==> flow/design.v <==
`timescale 1ns / 1ps
module fifo
(
 input we,  
 input re,
 input clk,
 input rst,
 input [7:0] data_in,
 output full,
 output reg [7:0] data_o,
 output  empty
);
integer i;
reg [4:0] pr,pw;
reg [7:0] mem [31:0];
assign empty = (pw == pr);
assign full  = ((pw + 5'd1) == pr);
 always@(posedge clk )
begin
 if(!rst)
  begin
   pr<=5'd1;
   pw<=5'd1;
   for(i=0;i<=31;i=i+1)
    begin
      mem[i]<=8'b0;
    end
  end
else
begin
  if(re&&!empty)
   begin
     data_o<=mem[pr];
     pr<=pr+5'd1;
   end
  if(we&&!full )
   begin
     mem[pw]<=data_in;
     pw<=pw+5'd1;
   end
end
end
endmodule
`timescale 1ns / 1ps
module UART_User_interface(
input [7:0]data_in,
input [2:0]addr,
input wr_en,
input rd_en,
input rst,
input clk,
input fifo_full,
output reg [7:0]AXI_data_out,
output reg [7:0]data_fifo,
output reg fifo_wr_en,
output     [7:0]reg_array0,
output     [7:0]reg_array1,
output     [7:0]reg_array3,
output     [7:0]reg_array4
    );
 reg [7:0] mem [0:7];
assign reg_array0=mem[0];    
assign reg_array1=mem[1];    
assign reg_array3=mem[3];    
assign reg_array4=mem[4];    
always @ (posedge clk) begin
 if (!rst) begin
   mem[0] <= 8'b0;
   mem[1] <= 8'b0;
   mem[2] <= 8'b0;
   mem[3] <= 8'b0;
   mem[4] <= 8'b0;
   mem[5] <= 8'b0;
   mem[6] <= 8'b0;
   mem[7] <= 8'b0;
   AXI_data_out <= 8'b0;
   data_fifo <= 8'b0;
   fifo_wr_en <= 1'b0;
    end
 else begin
   if (wr_en) 
      begin
       mem[addr] <= data_in;
       AXI_data_out <= 0;
         if (addr== 3'b000&& !fifo_full && reg_array3[7] == 0)
         begin                              
            fifo_wr_en <= 1'b1;             
            data_fifo <= data_in;
            mem[5] <= 8'b11111101;
         end 
         else 
         begin
            mem[5]<= 8'b11111111;
            fifo_wr_en <= 1'b0;
            data_fifo <= 8'b0;
         end  
   end	  
   else if (rd_en) begin
	       AXI_data_out <= mem[addr];
	       fifo_wr_en <= 1'b0;
   end
   else begin
	      AXI_data_out <= 0;
	      fifo_wr_en <= 1'b0;
	      mem[5]<= 8'b11111111;
   end	 
 end
end
endmodule
`timescale 1ns / 1ps
module c_div
(
input control,               
input clk_cpu,               
input rst,
input [7:0] tx,              
input [7:0] rate,            
output reg baud_clock,       
output reg baud_tick         
);
reg [15:0] value_rate;
reg  [22:0] int_counter;
reg generate_clk;
always @( posedge clk_cpu)
begin
	if (!rst)
		begin
         value_rate <=16'b0;
		 int_counter <= 0;
	     baud_clock <=1;
         generate_clk <= 0;
         baud_tick <= 0;
		end
    else if (control) begin
         value_rate <= {rate,tx};
         generate_clk <= 1;
         baud_tick <= 0;
    end
    else if (generate_clk) begin
	      if (int_counter == ((value_rate/2)))   
		     begin
		      int_counter <= 0;
		      baud_clock <= ~baud_clock;
		      baud_tick <= ~baud_clock;
		      end
	      else begin
		      int_counter <= int_counter + 1;
		      baud_tick <= 0;
	      end
          end
    else begin
             value_rate <= 16'b0;
		     int_counter <= 0;
	         baud_clock <=1;
	         baud_tick <= 0;
         end
end
endmodule
`timescale 1ns / 1ps
module Process(
    input LCR0,                            
    input LCR1,
    input LCR2,                            
    input LCR3,                            
    input LCR4,                           
    input LCR5,
    input [7:0] data_in,  
    input fifo_empty,                      
    input clk,
    input reset,
    input tx_ready,                       
    output reg  fifo_read,                
    output reg [8:0] data_out,  
    output reg  [3:0] data_length,
    output reg [1:0] num_stop_bit,     
    output reg data_out_active         
    );
 reg  [3:0] data_in_length ;
 reg [7:0] data;
 reg [2:0] state;
 reg [2:0] next_state;
 reg parity;
 parameter  IDLE = 1'b0;
 parameter  data_processing = 1'b1;
always @(posedge clk)
begin
  if (reset==0)  state<= IDLE;
  else           state<= next_state;
end
always @*
 begin
   data_out_active =  0;
   data_out =0;
   num_stop_bit =0;
   data_length =0;
   fifo_read = 0;
   data = 0;
   data_in_length = 0;
   parity = 0;
   next_state = IDLE;
   case (state)
   IDLE:
     begin
    if ( fifo_empty == 0 && tx_ready)   
       begin                            
      fifo_read = 1;                     
     next_state = data_processing ;
       end
 end
data_processing:
    begin
    data_out_active=1;
 case({LCR0,LCR1})               
      2'b00:   begin data_in_length =5; data = {3'b000, data_in[4:0]}; end
      2'b01:   begin data_in_length =6; data = {2'b00,  data_in[5:0]}; end
      2'b10:   begin data_in_length =7; data = {1'b0,   data_in[6:0]}; end
      default: begin data_in_length =8; data = data_in;               end
 endcase
 parity = (^data) ^ LCR5;
     if (LCR3==1)
 begin
      data_length = data_in_length + 4'd1 ;
      data_out = {1'b0,data} | ({8'b0,parity} << data_in_length) ;
     end
 else
      begin
      data_length =  data_in_length;
      data_out = {1'b0,data};
      end
 case (LCR2)                             
 1'b0:    num_stop_bit=2'b01;    
 default: begin
        case({LCR0,LCR1})
        2'b00:   num_stop_bit=2'b10 ;     
        default: num_stop_bit= 2'b11 ;    
        endcase
     end
endcase
    if(!tx_ready)
       next_state=  IDLE;
    else
       next_state=  data_processing ;
    end
 default: begin
    next_state = IDLE;
 end
endcase
 end
endmodule
`timescale 1ns / 1ps
module transmitter(
    input [8:0] data_in,           
    input [1:0] num_stop_bit,
    input reset,
    input [3:0] data_length,            
    input MCR1,                   
    input clk,                   
    input baud_tick,             
    input data_valid ,            
    input n_CTS ,
    output reg  serial_data_out,
    output reg  n_RTS,                       
    output reg  tx_done,          
    output tx_ready              
    );
  reg  [9:0] data;
  reg [13:0] clk_counter;
  reg [3:0] length;
  reg [3:0] bit_counter;  
  reg start_transmit;
  reg tx;
  assign tx_ready = !tx_done;
always @(posedge clk)
 begin
   if (!reset) begin
        data <= 0;
        length <= 0;
        clk_counter <=0;
        bit_counter <= 0;
        n_RTS <= 1;
        tx_done <=0;
        serial_data_out <= 1;
        tx <=1;
       end
   else if (!baud_tick) begin
   end
   else if (data_valid && MCR1 && tx && !n_CTS) begin
         data <= {data_in[8:0],1'b0};      
         length <= data_length;
         bit_counter <= 0;
         tx_done <= 0;
         n_RTS <= 1;    
         tx <=0;
   end 
  else if ( MCR1 && !tx)begin
    n_RTS <= 0;   
    if (bit_counter <= length) begin
       if (clk_counter == 15) begin              
          clk_counter <=  0;                     
          bit_counter <= bit_counter + 1;
          serial_data_out <= data[0];
          data <= {1'b0,data[9:1]};
          end
       else  begin
          serial_data_out <= data[0];
          clk_counter <= clk_counter +1;
        end      
     end
    else begin
     n_RTS <= 0;
        case (num_stop_bit)
      2'b01: begin
           if (clk_counter == 15)begin             
             clk_counter <=  0;
             tx_done <= 1;
             tx<=1;       
             serial_data_out <= 1;
              end
           else  begin
             serial_data_out <=1;
             clk_counter <= clk_counter +1;            
           end
       end
      2'b10:begin                         
           if (clk_counter == 23)begin            
             clk_counter <=  0;
             tx_done <= 1;
             tx<=1;     
             serial_data_out <=1;
              end
           else  begin
             clk_counter <= clk_counter +1;
              serial_data_out <=1;              
              end         
       end
    2'b11:begin
           if (clk_counter == 31)begin             
             clk_counter <=  0;
             tx_done <= 1;
             tx<=1;      
             serial_data_out <=1;
              end
           else  begin
             clk_counter <= clk_counter +1;
             serial_data_out <=1;             
              end         
      end
    default begin
           if (clk_counter == 15)begin             
             clk_counter <=  0;
             tx_done <= 1;
             tx<=1;         
             serial_data_out <=1;
              end
           else  begin
             clk_counter <= clk_counter +1; 
             serial_data_out <=1;            
              end       
     end
     endcase
    end    
 end
 else begin
       data <= 0;
       length <= 0;
       clk_counter <=0;
       bit_counter <= 0;
       n_RTS <= 1;
       tx_done <=0;
       serial_data_out <= 1;
       tx <= 1;
 end 
end
endmodule
`timescale 1ns / 1ps
module UART_Top_Module(
input clk,                      
input rst,                      
input [7:0] data_in,            
input wr_en,rd_en,              
input [2:0] address,            
output  [7:0]data_o,            
output  serial_data_out,        
output  n_RTS,                  
output  tx_done,                
input   n_CTS                 
);
wire b1;
wire [7:0]b2;
wire b3;
wire [7:0]ar0;
wire [7:0]ar1;
wire [7:0]ar3;
wire [7:0]ar4;
wire e1, e2;
wire [8:0]e3;
wire [1:0]e4;
wire [3:0]e5;
wire e6;
wire c1, c3;
wire [7:0]c2;
wire  d1, d2;
assign tx_done = e6;
 UART_User_interface UI1 ( .clk(clk), .rst(rst),
  .wr_en(wr_en), .rd_en(rd_en), .data_in(data_in)
  , .addr(address), .fifo_full(b1),
  .data_fifo(b2), .fifo_wr_en(b3), .AXI_data_out(data_o),
  .reg_array0(ar0), .reg_array1(ar1), .reg_array3(ar3)
  , .reg_array4(ar4)
  );
  fifo F1( .clk(clk), .rst(rst),
  .we(b3), .data_in(b2), .re(c1),
  .full(b1), .data_o(c2), .empty(c3));
  c_div CD1( .rst(rst),
  .clk_cpu(clk), .tx(ar0), .rate(ar1), .control(ar3[7]),
  .baud_clock(d1), .baud_tick(d2));
  Process pr(
  .clk(clk), 
  .reset(rst),
  .data_in(c2), 
  .fifo_empty(c3), 
  .tx_ready(e1),
  .LCR0(ar3[0]), 
  .LCR1(ar3[1]),
  .LCR2(ar3[2]),
  .LCR3(ar3[3]),
  .LCR4(ar3[4]),
  .LCR5(ar3[5]),
  .fifo_read(c1), 
  .data_out_active(e2),
  .data_out(e3), 
  .num_stop_bit(e4),
  .data_length(e5));
  transmitter TX(  .reset(rst),
  .data_valid(e2), .data_in(e3), .num_stop_bit(e4), .data_length(e5), .MCR1(ar4[1]), .clk(clk), .baud_tick(d2),
  .serial_data_out(serial_data_out), .n_RTS(n_RTS), .tx_done(e6),.tx_ready(e1),.n_CTS(n_CTS));
 endmodule
--- tool output ---
---- From RTL to reports: UART_Top_Module ----
Module UART_Top_Module before and after one edit of its RTL, step after step.
Lines under "original" count in the file above, lines under "edited" in the edited file.
"change" is "edited" less "original", of the values as shown; "rel. change" is that difference over "original", in percent.
Cell names lack the library's common part.
Not given: n/a
set-up
  top ..................................... UART_Top_Module
  clock ................................... clk
  standard-cell library ................... sky130hd
  corner .................................. tt_025C_1v80

---- Diff ----
The edit as a unified diff against the file above.
A script made this edit. It changes what the design does and was not meant as an optimisation.
begin of diff
@@ -221,5 +221,5 @@
  begin
       data_length = data_in_length + 4'd1 ;
-      data_out = {1'b0,data} | ({8'b0,parity} << data_in_length) ;
+      data_out = {1'b0,data} & ({8'b0,parity} << data_in_length) ;
      end
  else
end of diff

---- After elaboration ----
Counts by Yosys on the flattened word-level netlist (proc, flatten, opt, wreduce; memories kept). Register bits leave out memories and registers merged into their read ports (data or address). Print and check cells are left out.
Yosys's memory passes give these memory sizes; they may raise the number of words (mostly to a power of two), join words into wider ones and drop unused or constant bits.
word-level totals
  item                             original  edited  change  rel. change (%)
  memories                         2         2       0       0.00
  output and inout bits            11        11      0       0.00
  memory bits (writable)           320       320     0       0.00
  elaborated cells                 169       169     0       0.00
  register bits after elaboration  100       100     0       0.00
  input bits                       16        16      0       0.00
operators by class
  item                       original  edited  change  rel. change (%)
  mux-type cells             78        78      0       0.00
  equal/unequal tests        21        21      0       0.00
  magnitude comparators      1         1       0       0.00
  add/subtract/negate cells  6         6       0       0.00
  bitwise logic cells        16        16      0       0.00
  shift-type cells           1         1       0       0.00
  reduce/logical cells       26        26      0       0.00
operators by type and width
  kind                                     original  edited  change  rel. change (%)
  OR 8 x 9 -> 9 bit                        1         0       -1      -100.00
  bitwise AND 8 x 9 -> 9 bit               0         1       +1      n/a
  two-way mux 1 bit                        34        34      0       0.00
  logical AND 1 bit                        9         9       0       0.00
  two-way mux 4 bit                        9         9       0       0.00
  two-way mux 8 bit                        9         9       0       0.00
  inverter 1 bit                           9         9       0       0.00
  logical NOT 1 bit                        5         5       0       0.00
  two-way mux 14 bit                       5         5       0       0.00
  two-way mux 10 bit                       4         4       0       0.00
  AND reduction 2 bit                      4         4       0       0.00
  == test 2 bit with constant B            3         3       0       0.00
  != test 3 x 2 -> 1 bit with constant B   3         3       0       0.00
  OR 1 bit                                 3         3       0       0.00
  adder 4 x 1 -> 4 bit with constant B     2         2       0       0.00
  adder 5 x 1 -> 5 bit with constant B     2         2       0       0.00
  bitwise AND 1 bit                        2         2       0       0.00
  == test 14 x 5 -> 1 bit with constant B  2         2       0       0.00
  == test 5 bit                            2         2       0       0.00
  logical NOT 3 bit                        2         2       0       0.00
  two-way mux 16 bit                       2         2       0       0.00
  two-way mux 2 bit                        2         2       0       0.00
  two-way mux 23 bit                       2         2       0       0.00
  two-way mux 3 bit                        2         2       0       0.00
  two-way mux 5 bit                        2         2       0       0.00
  two-way mux 9 bit                        2         2       0       0.00
  != test 2 bit with constant B            2         2       0       0.00
  != test 4 x 3 -> 1 bit with constant B   2         2       0       0.00
The list need not be complete.

---- Logic depth ----
Depth = most cells in a row (Yosys ltp): at word level without a register or memory, in the mapped netlist without a sequential cell, where the memories' decode and read muxes count.
logic depth
  item                           original  edited  change  rel. change (%)
  word-level depth               11        11      0       0.00
  ABC_AREA                       0         0       n/a     n/a
  gate-level depth with buffers  8         10      +2      +25.00
  gate-level depth less buffers  7         8       +1      +14.29

---- After synthesis ----
Source: synth_stat.txt of the flow (Yosys; design flattened, memories mapped). It holds for the ABC_AREA given above (unset counts as 0); a run with the other value may have another netlist.
cell types
  cell      original  edited  change  rel. change (%)
  nor2_1    101       356     +255    +252.48
  and2_1    315       64      -251    -79.68
  nand2_1   33        105     +72     +218.18
  clkbuf_1  59        36      -23     -38.98
  a21oi_1   39        18      -21     -53.85
  buf_2     12        28      +16     +133.33
  nor3_1    25        12      -13     -52.00
  buf_1     9         18      +9      +100.00
  nand3_1   28        20      -8      -28.57
  o21ai_1   0         7       +7      n/a
  nand4_1   15        21      +6      +40.00
  nor2_2    7         1       -6      -85.71
  o21ai_0   46        41      -5      -10.87
  xnor2_1   41        46      +5      +12.20
  inv_1     17        12      -5      -29.41
  a22oi_1   19        23      +4      +21.05
  mux2i_1   12        16      +4      +33.33
  a222oi_1  4         0       -4      -100.00
The list need not be complete.
mapped netlist
  item                   original   edited     change      rel. change (%)
  flip-flop cells        434        433        -1          -0.23
  sequential area (mm²)  0.0119715  0.0119515  -0.0000200  -0.17
  synthesis area (mm²)   0.0200918  0.0194211  -0.0006707  -3.34
  mapped cells           1483       1516       +33         +2.23
  buffer cells           92         96         +4          +4.35
The figures by module come from a second, unflattened synthesis with its own total; it is not the netlist above.
second synthesis, totals
  item                                original  edited     change      rel. change (%)
  cells (unflattened synthesis)       1692      1700       +8          +0.47
  area (unflattened synthesis) (mm²)  0.020123  0.0202307  +0.0001077  +0.54
Rows give one instance, submodules left out.
modules, original
  module               cells  area (mm²)  instances  sequential area (mm²)
  fifo                 924    0.012293    1          0.0081278
  UART_User_interface  262    0.0035684   1          0.0022622
  transmitter          227    0.0019156   1          0.0007207
  c_div                220    0.0018918   1          0.0008208
  Process              59     0.0004542   1          0.00004
  UART_Top_Module      0      0           1          0
modules, edited
  module               cells  area (mm²)  instances  sequential area (mm²)
  fifo                 932    0.0124157   1          0.0081278
  UART_User_interface  263    0.0035472   1          0.0022622
  transmitter          227    0.0019156   1          0.0007207
  c_div                220    0.0018918   1          0.0008208
  Process              58     0.0004604   1          0.00004
  UART_Top_Module      0      0           1          0

---- Timing after synthesis ----
Source: OpenSTA report_checks on the synthesized netlist (no wires, ideal clock, input and output delay 20% of the period each), path of least setup slack; recovery checks are left aside. Register names are those of the netlist, which keeps one name where synthesis merged equal registers.
timing path post-synthesis
  item                                 original              edited                change  rel. change (%)
  path type                            input to register     register to register  n/a     n/a
  start point                          input port rst        register F1.pw[0]     n/a     n/a
  end point                            memory F1.mem[13][0]  memory F1.mem[15][0]  n/a     n/a
  time at the first pin (ps)           1000                  0                     -1000   -100.00
  stages on the path                   5                     10                    +5      +100.00
  data required time (ps)              4616                  4616                  0       0.00
  period (ps)                          5000                  5000                  0       0.00
  arrival (ps)                         2653                  2322                  -331    -12.48
  buffers on the path                  2                     1                     -1      -50.00
  path delay (ps)                      2037                  2706                  +669    +32.84
  slack (ps)                           1963                  2294                  +331    n/a
  setup time (ps)                      384                   384                   0       n/a
  input delay (ps)                     1000                  n/a                   n/a     n/a
  period reached after synthesis (ps)  3037                  2706                  -331    -10.90
"path delay" is the arrival time less input delay plus setup time.
"stages on the path": output pins that drive a net of the path, with the launching flip-flop's if there is one; two outputs of one cell count as two.
"period reached after synthesis" is the clock period less the worst setup slack; recovery checks do not enter. This is arithmetic on one report: input and output delays are still those of the set period (20% each).
Between the ends stands the longest chain of elaborated cells between them, by number of cells; it is not shown to be the way that was timed. Of several equally long chains one is given.
A line is the first line of the expression or statement that the cell stems from. Yosys adds cells for indexed reads and writes and turns some case tables into memories.
original: The path ends at the enable pin of a flip-flop; only ways to that pin are counted.
on the way, post-synthesis, original
  path through ............................ clkbuf_1 -> and2_1 -> o311ai_4 -> buf_4 -> o21ai_0
  length of the longest elaborated chain .. 1
  elaborated cells on any way between the ends .. 3
  those cells by class .................... 3 x mux
RTL lines, path post-synthesis, original
  item                line  RTL
  start: declaration  378   input rst,
  two-way mux 5 bit   20    if(!rst)
  end: declaration    15    reg [7:0] mem [31:0];
edited: The path ends at the enable pin of a flip-flop; only ways to that pin are counted.
on the way, post-synthesis, edited
  path through ............................ dfxtp_1 -> inv_1 -> ha_1 -> xnor2_1 -> o211ai_1 -> a311o_1 -> and2_1 -> buf_2 -> nand2_1 -> o21ai_0
  length of the longest elaborated chain .. 6
  elaborated cells on any way between the ends .. 8
  those cells by class .................... 1 x add/sub; 1 x eq/ne; 4 x mux; 2 x reduce/logical
RTL lines, path post-synthesis, edited
  item                  line  RTL
  start: declaration    14    reg [4:0] pr,pw;
  start: assignment     23    pw<=5'd1;
  start: assignment     39    pw<=pw+5'd1;
  adder 5 x 1 -> 5 bit  17    assign full  = ((pw + 5'd1) == pr);
  == test 5 bit         17
  logical NOT 1 bit     36    if(we&&!full )
  logical AND 1 bit     36
  two-way mux 5 bit     36
  two-way mux 5 bit     20    if(!rst)
  end: declaration      15    reg [7:0] mem [31:0];

---- Worst path after layout ----
From the final timing report of each run of set A: the path of least setup slack in the routed layout; clock arrival at registers is part of the times.
The report prints the path's times to 10 ps; the period is as set.
timing path after layout
  item                        original              edited                change  rel. change (%)
  path type                   register to register  register to register  n/a     n/a
  start point                 register F1.pr[0]     register F1.pw[2]     n/a     n/a
  end point                   memory F1.mem[4][3]   memory F1.mem[20][2]  n/a     n/a
  period (ps)                 5000                  5000                  0       0.00
  time at the first pin (ps)  570                   570                   0       0.00
  slack (ps)                  1500                  1470                  -30     n/a
  setup time (ps)             410                   280                   -130    n/a
  arrival (ps)                3660                  3820                  +160    +4.37
  stages on the path          5                     8                     +3      +60.00
  buffers on the path         0                     1                     +1      n/a
  data required time (ps)     5160                  5290                  +130    +2.52
Between the ends stands the longest chain of elaborated cells between them, by number of cells; it is not shown to be the way that was timed. Of several equally long chains one is given.
original: The path ends at the enable pin of a flip-flop; only ways to that pin are counted.
on the way, after layout, original
  path through ............................ dfxtp_4 -> xor2_1 -> nand3_1 -> o311ai_4 -> o21ai_0
  length of the longest elaborated chain .. 5
  elaborated cells on any way between the ends .. 7
  those cells by class .................... 1 x eq/ne; 4 x mux; 2 x reduce/logical
RTL lines, path after layout, original
  item                line  RTL
  start: declaration  14    reg [4:0] pr,pw;
  start: assignment   22    pr<=5'd1;
  start: assignment   34    pr<=pr+5'd1;
  == test 5 bit       17    assign full  = ((pw + 5'd1) == pr);
  logical NOT 1 bit   36    if(we&&!full )
  logical AND 1 bit   36
  two-way mux 5 bit   36
  two-way mux 5 bit   20    if(!rst)
  end: declaration    15    reg [7:0] mem [31:0];
edited: The path ends at the enable pin of a flip-flop; only ways to that pin are counted.
on the way, after layout, edited
  path through ............................ dfxtp_1 -> nand3_1 -> xnor2_1 -> a311o_1 -> and2_1 -> nand2_1 -> o21ai_0 -> buf_4
  length of the longest elaborated chain .. 6
  elaborated cells on any way between the ends .. 8
  those cells by class .................... 1 x add/sub; 1 x eq/ne; 4 x mux; 2 x reduce/logical
RTL lines, path after layout, edited
  item                  line  RTL
  start: declaration    14    reg [4:0] pr,pw;
  start: assignment     23    pw<=5'd1;
  start: assignment     39    pw<=pw+5'd1;
  adder 5 x 1 -> 5 bit  17    assign full  = ((pw + 5'd1) == pr);
  == test 5 bit         17
  logical NOT 1 bit     36    if(we&&!full )
  logical AND 1 bit     36
  two-way mux 5 bit     36
  two-way mux 5 bit     20    if(!rst)
  end: declaration      15    reg [7:0] mem [31:0];

---- Measured runs ----
Both versions went through the flow (Yosys, OpenROAD) with the same settings in each pair. Constraints: input delay and output delay 20% of the set period each, output load 0.01 pF.
settings, set A
  CORE_UTILIZATION ........................ 40
  period_ns ............................... 5.0
  CAP_MARGIN .............................. 20
  CORE_MARGIN ............................. 2
  SLEW_MARGIN ............................. 20
measured results, set A
  item                                   original   edited     change      rel. change (%)
  worst hold slack (ps)                  456        445        -11         n/a
  final utilization (%)                  45.4       46.1       +0.7        n/a
  std-cell area (final layout) (mm²)     0.022638   0.0220562  -0.0005818  -2.57
  worst slack on setup checks (ps)       1503       1473       -30         n/a
  total power of the final layout (uW)   9099       9063       -36         -0.40
  reached clock period (ps)              3497       3527       +30         +0.86
  die area (mm²)                         0.0520387  0.0503307  -0.0017080  -3.28
  area of the synthesized netlist (mm²)  0.0200918  0.0194211  -0.0006707  -3.34
  post-route setup TNS (ps)              0          0          0           n/a
settings, set B
  ABC_AREA ................................ 0
  CAP_MARGIN .............................. 20
  CELL_PAD_IN_SITES_DETAIL_PLACEMENT ...... 1
  CELL_PAD_IN_SITES_GLOBAL_PLACEMENT ...... 0
  CORE_MARGIN ............................. 9
  CORE_UTILIZATION ........................ 30
  CTS_CLUSTER_DIAMETER .................... 295
  GPL_TIMING_DRIVEN ....................... 0
  PLACE_DENSITY_LB_ADDON .................. 0.29
  period_ns ............................... 2.92
  SLEW_MARGIN ............................. 20
measured results, set B
  item                                   original   edited     change      rel. change (%)
  worst hold slack (ps)                  466        450        -16         n/a
  final utilization (%)                  35.3       36.0       +0.7        n/a
  std-cell area (final layout) (mm²)     0.0233549  0.0228907  -0.0004642  -1.99
  worst slack on setup checks (ps)       61         23         -38         n/a
  total power of the final layout (uW)   15818      15707      -111        -0.70
  reached clock period (ps)              2859       2897       +38         +1.33
  die area (mm²)                         0.0766127  0.0742208  -0.0023919  -3.12
  area of the synthesized netlist (mm²)  0.0200918  0.0194211  -0.0006707  -3.34
  post-route setup TNS (ps)              0          0          0           n/a
"reached clock period" = clock period - worst setup slack. The figure is calculated, with input and output delays left at 20% of the set period.
By "total power of the final layout" is meant OpenSTA's value without simulated activity: inputs other than the clock are taken to toggle once in ten clock periods, and the tool carries that through the logic.
--- end ---
